==> flow/design.v <==
`timescale 1ns/10ps
module mpadd32_shift (CLK, RST_N, s_out, a_in, b_in, write, start, ready);
	input CLK, RST_N;
	input [255:0] a_in, b_in;
	input write, start;
	output [256:0] s_out;
	output ready;
	reg [256:0] sum;
	reg [255:0] a, b;
	reg ready;
	reg [2:0] counter;
	reg carry;
	reg [31:0] a0;
	reg [31:0] a1;
	reg [31:0] a2;
	reg [31:0] a3;
	reg [31:0] a4;
	reg [31:0] a5;
	reg [31:0] a6;
	reg [31:0] a7;
	reg [31:0] b0;
	reg [31:0] b1;
	reg [31:0] b2;
	reg [31:0] b3;
	reg [31:0] b4;
	reg [31:0] b5;
	reg [31:0] b6;
	reg [31:0] b7;
	reg [31:0] s0;
	reg [31:0] s1;
	reg [31:0] s2;
	reg [31:0] s3;
	reg [31:0] s4;
	reg [31:0] s5;
	reg [31:0] s6;
	reg [32:0] s7;
	assign s_out = {s7, s6, s5, s4, s3, s2, s1, s0};
	always @(posedge CLK) begin
		if (~RST_N) begin
			ready <= 1'b0;
			counter <= 3'b000;
		end
		else begin
			if (start) begin
				{carry, s0} <= a0 + b0;
				counter <= counter + 3'b001;
				{a0,a1,a2,a3,a4,a5,a6,a7} <= {a1,a2,a3,a4,a5,a6,a7,32'b0};
				{b0,b1,b2,b3,b4,b5,b6,b7} <= {b1,b2,b3,b4,b5,b6,b7,32'b0};
			end
			else if (counter == 3'b001) begin
				{carry, s1} <= a0 + b0 + carry;
				counter <= counter + 3'b001;
				{a0,a1,a2,a3,a4,a5,a6,a7} <= {a1,a2,a3,a4,a5,a6,a7,32'b0};
				{b0,b1,b2,b3,b4,b5,b6,b7} <= {b1,b2,b3,b4,b5,b6,b7,32'b0};
			end 
			else if (counter == 3'b010) begin
				{carry, s2} <= a0 + b0 + carry;
				counter <= counter + 3'b001;
				{a0,a1,a2,a3,a4,a5,a6,a7} <= {a1,a2,a3,a4,a5,a6,a7,32'b0};
				{b0,b1,b2,b3,b4,b5,b6,b7} <= {b1,b2,b3,b4,b5,b6,b7,32'b0};
			end 
			else if (counter == 3'b011) begin
				{carry, s3} <= a0 + b0 + carry;
				counter <= counter + 3'b001;
				{a0,a1,a2,a3,a4,a5,a6,a7} <= {a1,a2,a3,a4,a5,a6,a7,32'b0};
				{b0,b1,b2,b3,b4,b5,b6,b7} <= {b1,b2,b3,b4,b5,b6,b7,32'b0};
			end 
			else if (counter == 3'b100) begin
				{carry, s4} <= a0 + b0 + carry;
				counter <= counter + 3'b001;
				{a0,a1,a2,a3,a4,a5,a6,a7} <= {a1,a2,a3,a4,a5,a6,a7,32'b0};
				{b0,b1,b2,b3,b4,b5,b6,b7} <= {b1,b2,b3,b4,b5,b6,b7,32'b0};
			end 
			else if (counter == 3'b101) begin
				{carry, s5} <= a0 + b0 + carry;
				counter <= counter + 3'b001;
				{a0,a1,a2,a3,a4,a5,a6,a7} <= {a1,a2,a3,a4,a5,a6,a7,32'b0};
				{b0,b1,b2,b3,b4,b5,b6,b7} <= {b1,b2,b3,b4,b5,b6,b7,32'b0};
			end 
			else if (counter == 3'b110) begin
				{carry, s6} <= a0 + b0 + carry;
				counter <= counter + 3'b001;
				{a0,a1,a2,a3,a4,a5,a6,a7} <= {a1,a2,a3,a4,a5,a6,a7,32'b0};
				{b0,b1,b2,b3,b4,b5,b6,b7} <= {b1,b2,b3,b4,b5,b6,b7,32'b0};
			end 
			else if (counter == 3'b111) begin
				s7 <= a0 + b0 + carry;
				{a0,a1,a2,a3,a4,a5,a6,a7} <= {a1,a2,a3,a4,a5,a6,a7,32'b0};
				{b0,b1,b2,b3,b4,b5,b6,b7} <= {b1,b2,b3,b4,b5,b6,b7,32'b0};
				counter <= 3'b000;
				ready <= 1'b1;
			end
			else begin
				if (write) begin
					a0 <= a_in[31:0];
	 				a1 <= a_in[63:32];
					a2 <= a_in[95:64];
					a3 <= a_in[127:96];
					a4 <= a_in[159:128];
					a5 <= a_in[191:160];
					a6 <= a_in[223:192];
					a7 <= a_in[255:224];
					b0 <= b_in[31:0];
	 				b1 <= b_in[63:32];
					b2 <= b_in[95:64];
					b3 <= b_in[127:96];
					b4 <= b_in[159:128];
					b5 <= b_in[191:160];
					b6 <= b_in[223:192];
					b7 <= b_in[255:224];
					counter <= 3'b000;
					carry <= 1'b0;
				end
				ready <= 1'b0;
			end
		end
	end
endmodule
; ---- Reports on mpadd32_shift
; Tool output for the design above, in the order of the flow.
; Lines are those of the file above, counted from 1.
; Operators carry their Yosys type and port widths (W data, S select, Z words).
; Cell names lack the library's common part.
; A cell with -- has no value.
[design]
design = mpadd32_shift
clock = CLK
library = sky130hd
corner = tt_025C_1v80

; ---- After elaboration
; Yosys after proc, flatten, opt, wreduce and memory -nomap, before mapping. Memory bits, and registers merged into a memory's read port (data or address), are not among the register bits. Print and check cells are not counted. Equal cells are merged and count once.
[bits]
inputBits = 516
register_bits = 774
[op_classes]
reduce_logical = 14
add_sub_neg = 3
n_logic = 7
mux = 147
eq_ne = 8
[ops]
columns = cell, count
row1 = $mux W32, 128
row2 = $add A32 B32 Y33, 1
row3 = $add A33 B1 Y33, 1
row4 = $mux W3, 9
row5 = $reduce_and A7 Y1, 2
row6 = $eq A3 B3 Y1 const B, 4
row7 = $mux W1, 10
row8 = $reduce_and A9 Y1, 1
row9 = $reduce_bool A9 Y1, 1
row10 = $ne A8 B8 Y1 const B, 1
row11 = $reduce_and A8 Y1, 1
row12 = $reduce_bool A8 Y1, 1
row13 = $reduce_or A8 Y1, 1
row14 = $not A1 Y1, 7
row15 = $eq A3 B2 Y1 const B, 2
row16 = $reduce_and A3 Y1, 2
row17 = $reduce_and A6 Y1, 1
row18 = $reduce_and A5 Y1, 1
row19 = $reduce_and A2 Y1, 2
row20 = $reduce_and A4 Y1, 1
row21 = $add A3 B1 Y3 const B, 1
row22 = $eq A3 B1 Y1 const B, 1

; ---- Longest topological paths
; Yosys ltp: most cells in a row. Word level: on the elaborated netlist, between registers, memories and ports. Mapped: between sequential cells and ports; inverters and the memories' decode and read muxes count.
[depth]
word_depth = 9
abc_area = 1
depth_mapped = 20

; ---- Synthesis result
; The flow's flattened synthesis, as Yosys stat reports it; memories are mapped. The netlist is that of the ABC_AREA named above (0 if unset); the other value can give another one.
; Totals and module areas in this step are rounded.
[synth_totals]
sequential_area_um2 = 23200
buffers = 106
area_um2 = 33430
cells = 3195
ff_cells = 774
[types]
columns = type, count, type_area_um2
row1 = edfxtp_1, 770, 2.31E+04
row2 = nand2_1, 1649, 6.19E+03
row3 = inv_1, 253, 949.661
row4 = nor2_1, 143, 536.765
row5 = ha_1, 40, 500.48
row6 = buf_2, 66, 330.317
row7 = nand3_1, 44, 220.211
row8 = nand2_2, 31, 193.936
row9 = xor2_1, 18, 157.651
row10 = clkbuf_1, 40, 150.144
row11 = nand4_1, 20, 125.12
row12 = a21oi_1, 23, 115.11
row13 = nor2_4, 10, 112.608
row14 = nor2_2, 17, 106.352
row15 = dfxtp_1, 4, 80.077
row16 = nand3_2, 7, 70.067
row17 = nand3b_1, 9, 67.565
row18 = nand2_4, 5, 56.304
; Not listed: further types 18, cells in them 46.

; ---- Path before layout
; OpenSTA on the mapped netlist: ideal clock, no wires. The path of least setup slack (recovery checks aside). Input and output delay are each 20% of the period. Register names are those of the netlist, which keeps one name where synthesis merged equal registers.
[synth_path]
path_type = input -> register
startpoint = input start
endpoint = register a0[0]
required_time_ps = 4141
path_stages = 6
t_first_pin_ps = 1000
slack_ps = -7043
t_arrival_ps = 11184
path_delay_ps = 11043
path_buffers = 0
clock_period_ps = 5000
in_delay_ps = 1000
synth_period_reached_ps = 12043
; "path_delay_ps" is the arrival time less input delay plus setup time.
; "path_stages" counts driving pins, that of a launching flip-flop among them; a cell with two outputs on the path counts twice.
; "synth_period_reached_ps" is the clock period less the worst setup slack; recovery checks do not enter. This is arithmetic on one report: input and output delays are still those of the set period (20% each).
; Between the ends stands the longest chain of elaborated cells between them, by number of cells; it is not shown to be the way that was timed. Of several equally long chains one is given.
; A line is the first line of the expression or statement that the cell stems from. Yosys adds cells for indexed reads and writes and turns some case tables into memories.
; Only ways into the end's enable, where the timed path ends, are counted here.
[synth_via]
path_cell_list = inv_1 > nand3_1 > nor2_1 > nand2_1 > nand2_1 > inv_1
elab_chain_len = 2
cells_between = 2
cone_lines = 0
cone_classes = 2 x reduce/logical
[synth_rtl]
columns = element, line
row1 = "start, declared", 5  ; input write, start;
row2 = $reduce_bool A9 Y1, --
row3 = $reduce_and A2 Y1, --
row4 = "end, assigned", 95  ; a0 <= a_in[31:0];
row5 = "end, declared", 13  ; reg [31:0] a0;

; ---- Path in the finished layout
; From the final timing report of run 1: the path of least setup slack in the routed layout; clock arrival at registers is part of the times.
; The report prints the path's times to 10 ps; the period is as set.
[layout_path]
path_type = input -> register
startpoint = input RST_N
endpoint = register s6[8]
t_first_pin_ps = 1430
required_time_ps = 7570
clock_period_ps = 7170
t_arrival_ps = 4530
path_stages = 13
slack_ps = 3040
in_delay_ps = 1430
path_buffers = 9
; Between the ends stands the longest chain of elaborated cells between them, by number of cells; it is not shown to be the way that was timed. Of several equally long chains one is given.
[layout_via]
path_cell_list = clkdlybuf4s50_1 > inv_1 > nor2_1 > nand3_1 > nor4_2 > buf_2 > buf_4 > buf_2 > buf_2 > buf_4 > buf_4 > buf_2 > buf_4
elab_chain_len = 1
cells_between = 1
cone_lines = 0
cone_classes = 1 x reduce/logical
[layout_rtl]
columns = element, line
row1 = "start, declared", 3  ; input CLK, RST_N;
row2 = $reduce_and A8 Y1, --
row3 = "end, declared", 35  ; reg [31:0] s6;

; 5 stored runs of mpadd32_shift in the flow (synthesis by Yosys, layout by OpenROAD, sky130hd cells), in arbitrary order. Constraints: input delay and output delay 20% of the set period each, output load 0.01 pF.
; "achieved_period_ps" is the run's clock period less its worst setup slack. It is reckoned from that one timing run; input and output delays stay at 20% of the period that was set.
; By "critical_path_time_ps" is meant the share of the clock period that the worst setup path is allowed (20% is reserved at inputs, 20% at outputs), minus its slack. Clock arrival times at its registers enter into it.
; "power.total_uw": no workload was simulated; the value follows from the tool's default switching activity.
; "critical_path_time_ps" is known to 10 ps.
; Measured values are rounded.

[run 1: settings]
ABC_AREA = 1
CAP_MARGIN = 25
CELL_PAD_IN_SITES_DETAIL_PLACEMENT = 0
CELL_PAD_IN_SITES_GLOBAL_PLACEMENT = 1
CORE_ASPECT_RATIO = 1.38
CORE_UTILIZATION = 16
CTS_CLUSTER_SIZE = 88
GPL_ROUTABILITY_DRIVEN = 1
GPL_TIMING_DRIVEN = 0
PLACE_DENSITY_LB_ADDON = 0.01
SETUP_SLACK_MARGIN = 1.33
TNS_END_PERCENT = 10
period_ns = 7.17
CORE_MARGIN = 2
SLEW_MARGIN = 20
[run 1: results]
final_setup_ws_ps = 3041
hold_worst_slack_ps = 508
power.total_uw = 17780
post_route_util_frac = 0.233
final_die_area_um2 = 212700
critical_path_time_ps = 2700
path_kind = input -> register
achieved_period_ps = 4130
yosys.chip_area_um2 = 33430
total_negative_slack_ps = 0
cell_area_final_um2 = 48560

[run 2: settings]
CORE_UTILIZATION = 40
period_ns = 4.59
CAP_MARGIN = 20
CORE_MARGIN = 2
SLEW_MARGIN = 20
[run 2: results]
final_setup_ws_ps = 357
hold_worst_slack_ps = 505
power.total_uw = 22020
post_route_util_frac = 0.547
final_die_area_um2 = 83140
critical_path_time_ps = 4230
path_kind = register -> register
achieved_period_ps = 4233
yosys.chip_area_um2 = 32340
total_negative_slack_ps = 0
cell_area_final_um2 = 43950

[run 3: settings]
ABC_AREA = 0
CORE_ASPECT_RATIO = 0.89
CORE_MARGIN = 6
CORE_UTILIZATION = 40
CTS_CLUSTER_DIAMETER = 21
CTS_CLUSTER_SIZE = 100
GPL_ROUTABILITY_DRIVEN = 0
GPL_TIMING_DRIVEN = 1
MAX_ROUTING_LAYER = met4
MIN_ROUTING_LAYER = met1
SLEW_MARGIN = 35
period_ns = 5.0
CAP_MARGIN = 20
[run 3: results]
final_setup_ws_ps = 674
hold_worst_slack_ps = 494
power.total_uw = 28040
post_route_util_frac = 0.617
final_die_area_um2 = 87830
critical_path_time_ps = 4330
path_kind = register -> register
achieved_period_ps = 4326
yosys.chip_area_um2 = 32340
total_negative_slack_ps = 0
cell_area_final_um2 = 48980

[run 4: settings]
CAP_MARGIN = 25
CELL_PAD_IN_SITES_DETAIL_PLACEMENT = 0
CELL_PAD_IN_SITES_GLOBAL_PLACEMENT = 1
CORE_ASPECT_RATIO = 1.38
CORE_UTILIZATION = 56
CTS_CLUSTER_SIZE = 31
GPL_ROUTABILITY_DRIVEN = 0
TNS_END_PERCENT = 10
period_ns = 7.17
CORE_MARGIN = 2
SLEW_MARGIN = 20
[run 4: results]
final_setup_ws_ps = 2649
hold_worst_slack_ps = 497
power.total_uw = 13530
post_route_util_frac = 0.752
final_die_area_um2 = 59710
critical_path_time_ps = 4520
path_kind = register -> register
achieved_period_ps = 4521
yosys.chip_area_um2 = 32340
total_negative_slack_ps = 0
cell_area_final_um2 = 43030

[run 5: settings]
CORE_UTILIZATION = 66
period_ns = 4.53
CAP_MARGIN = 20
CORE_MARGIN = 2
SLEW_MARGIN = 20
[run 5: results]
final_setup_ws_ps = 115
hold_worst_slack_ps = 514
power.total_uw = 22830
post_route_util_frac = 0.892
final_die_area_um2 = 50790
critical_path_time_ps = 4410
path_kind = register -> register
achieved_period_ps = 4415
yosys.chip_area_um2 = 32340
total_negative_slack_ps = 0
cell_area_final_um2 = 43410
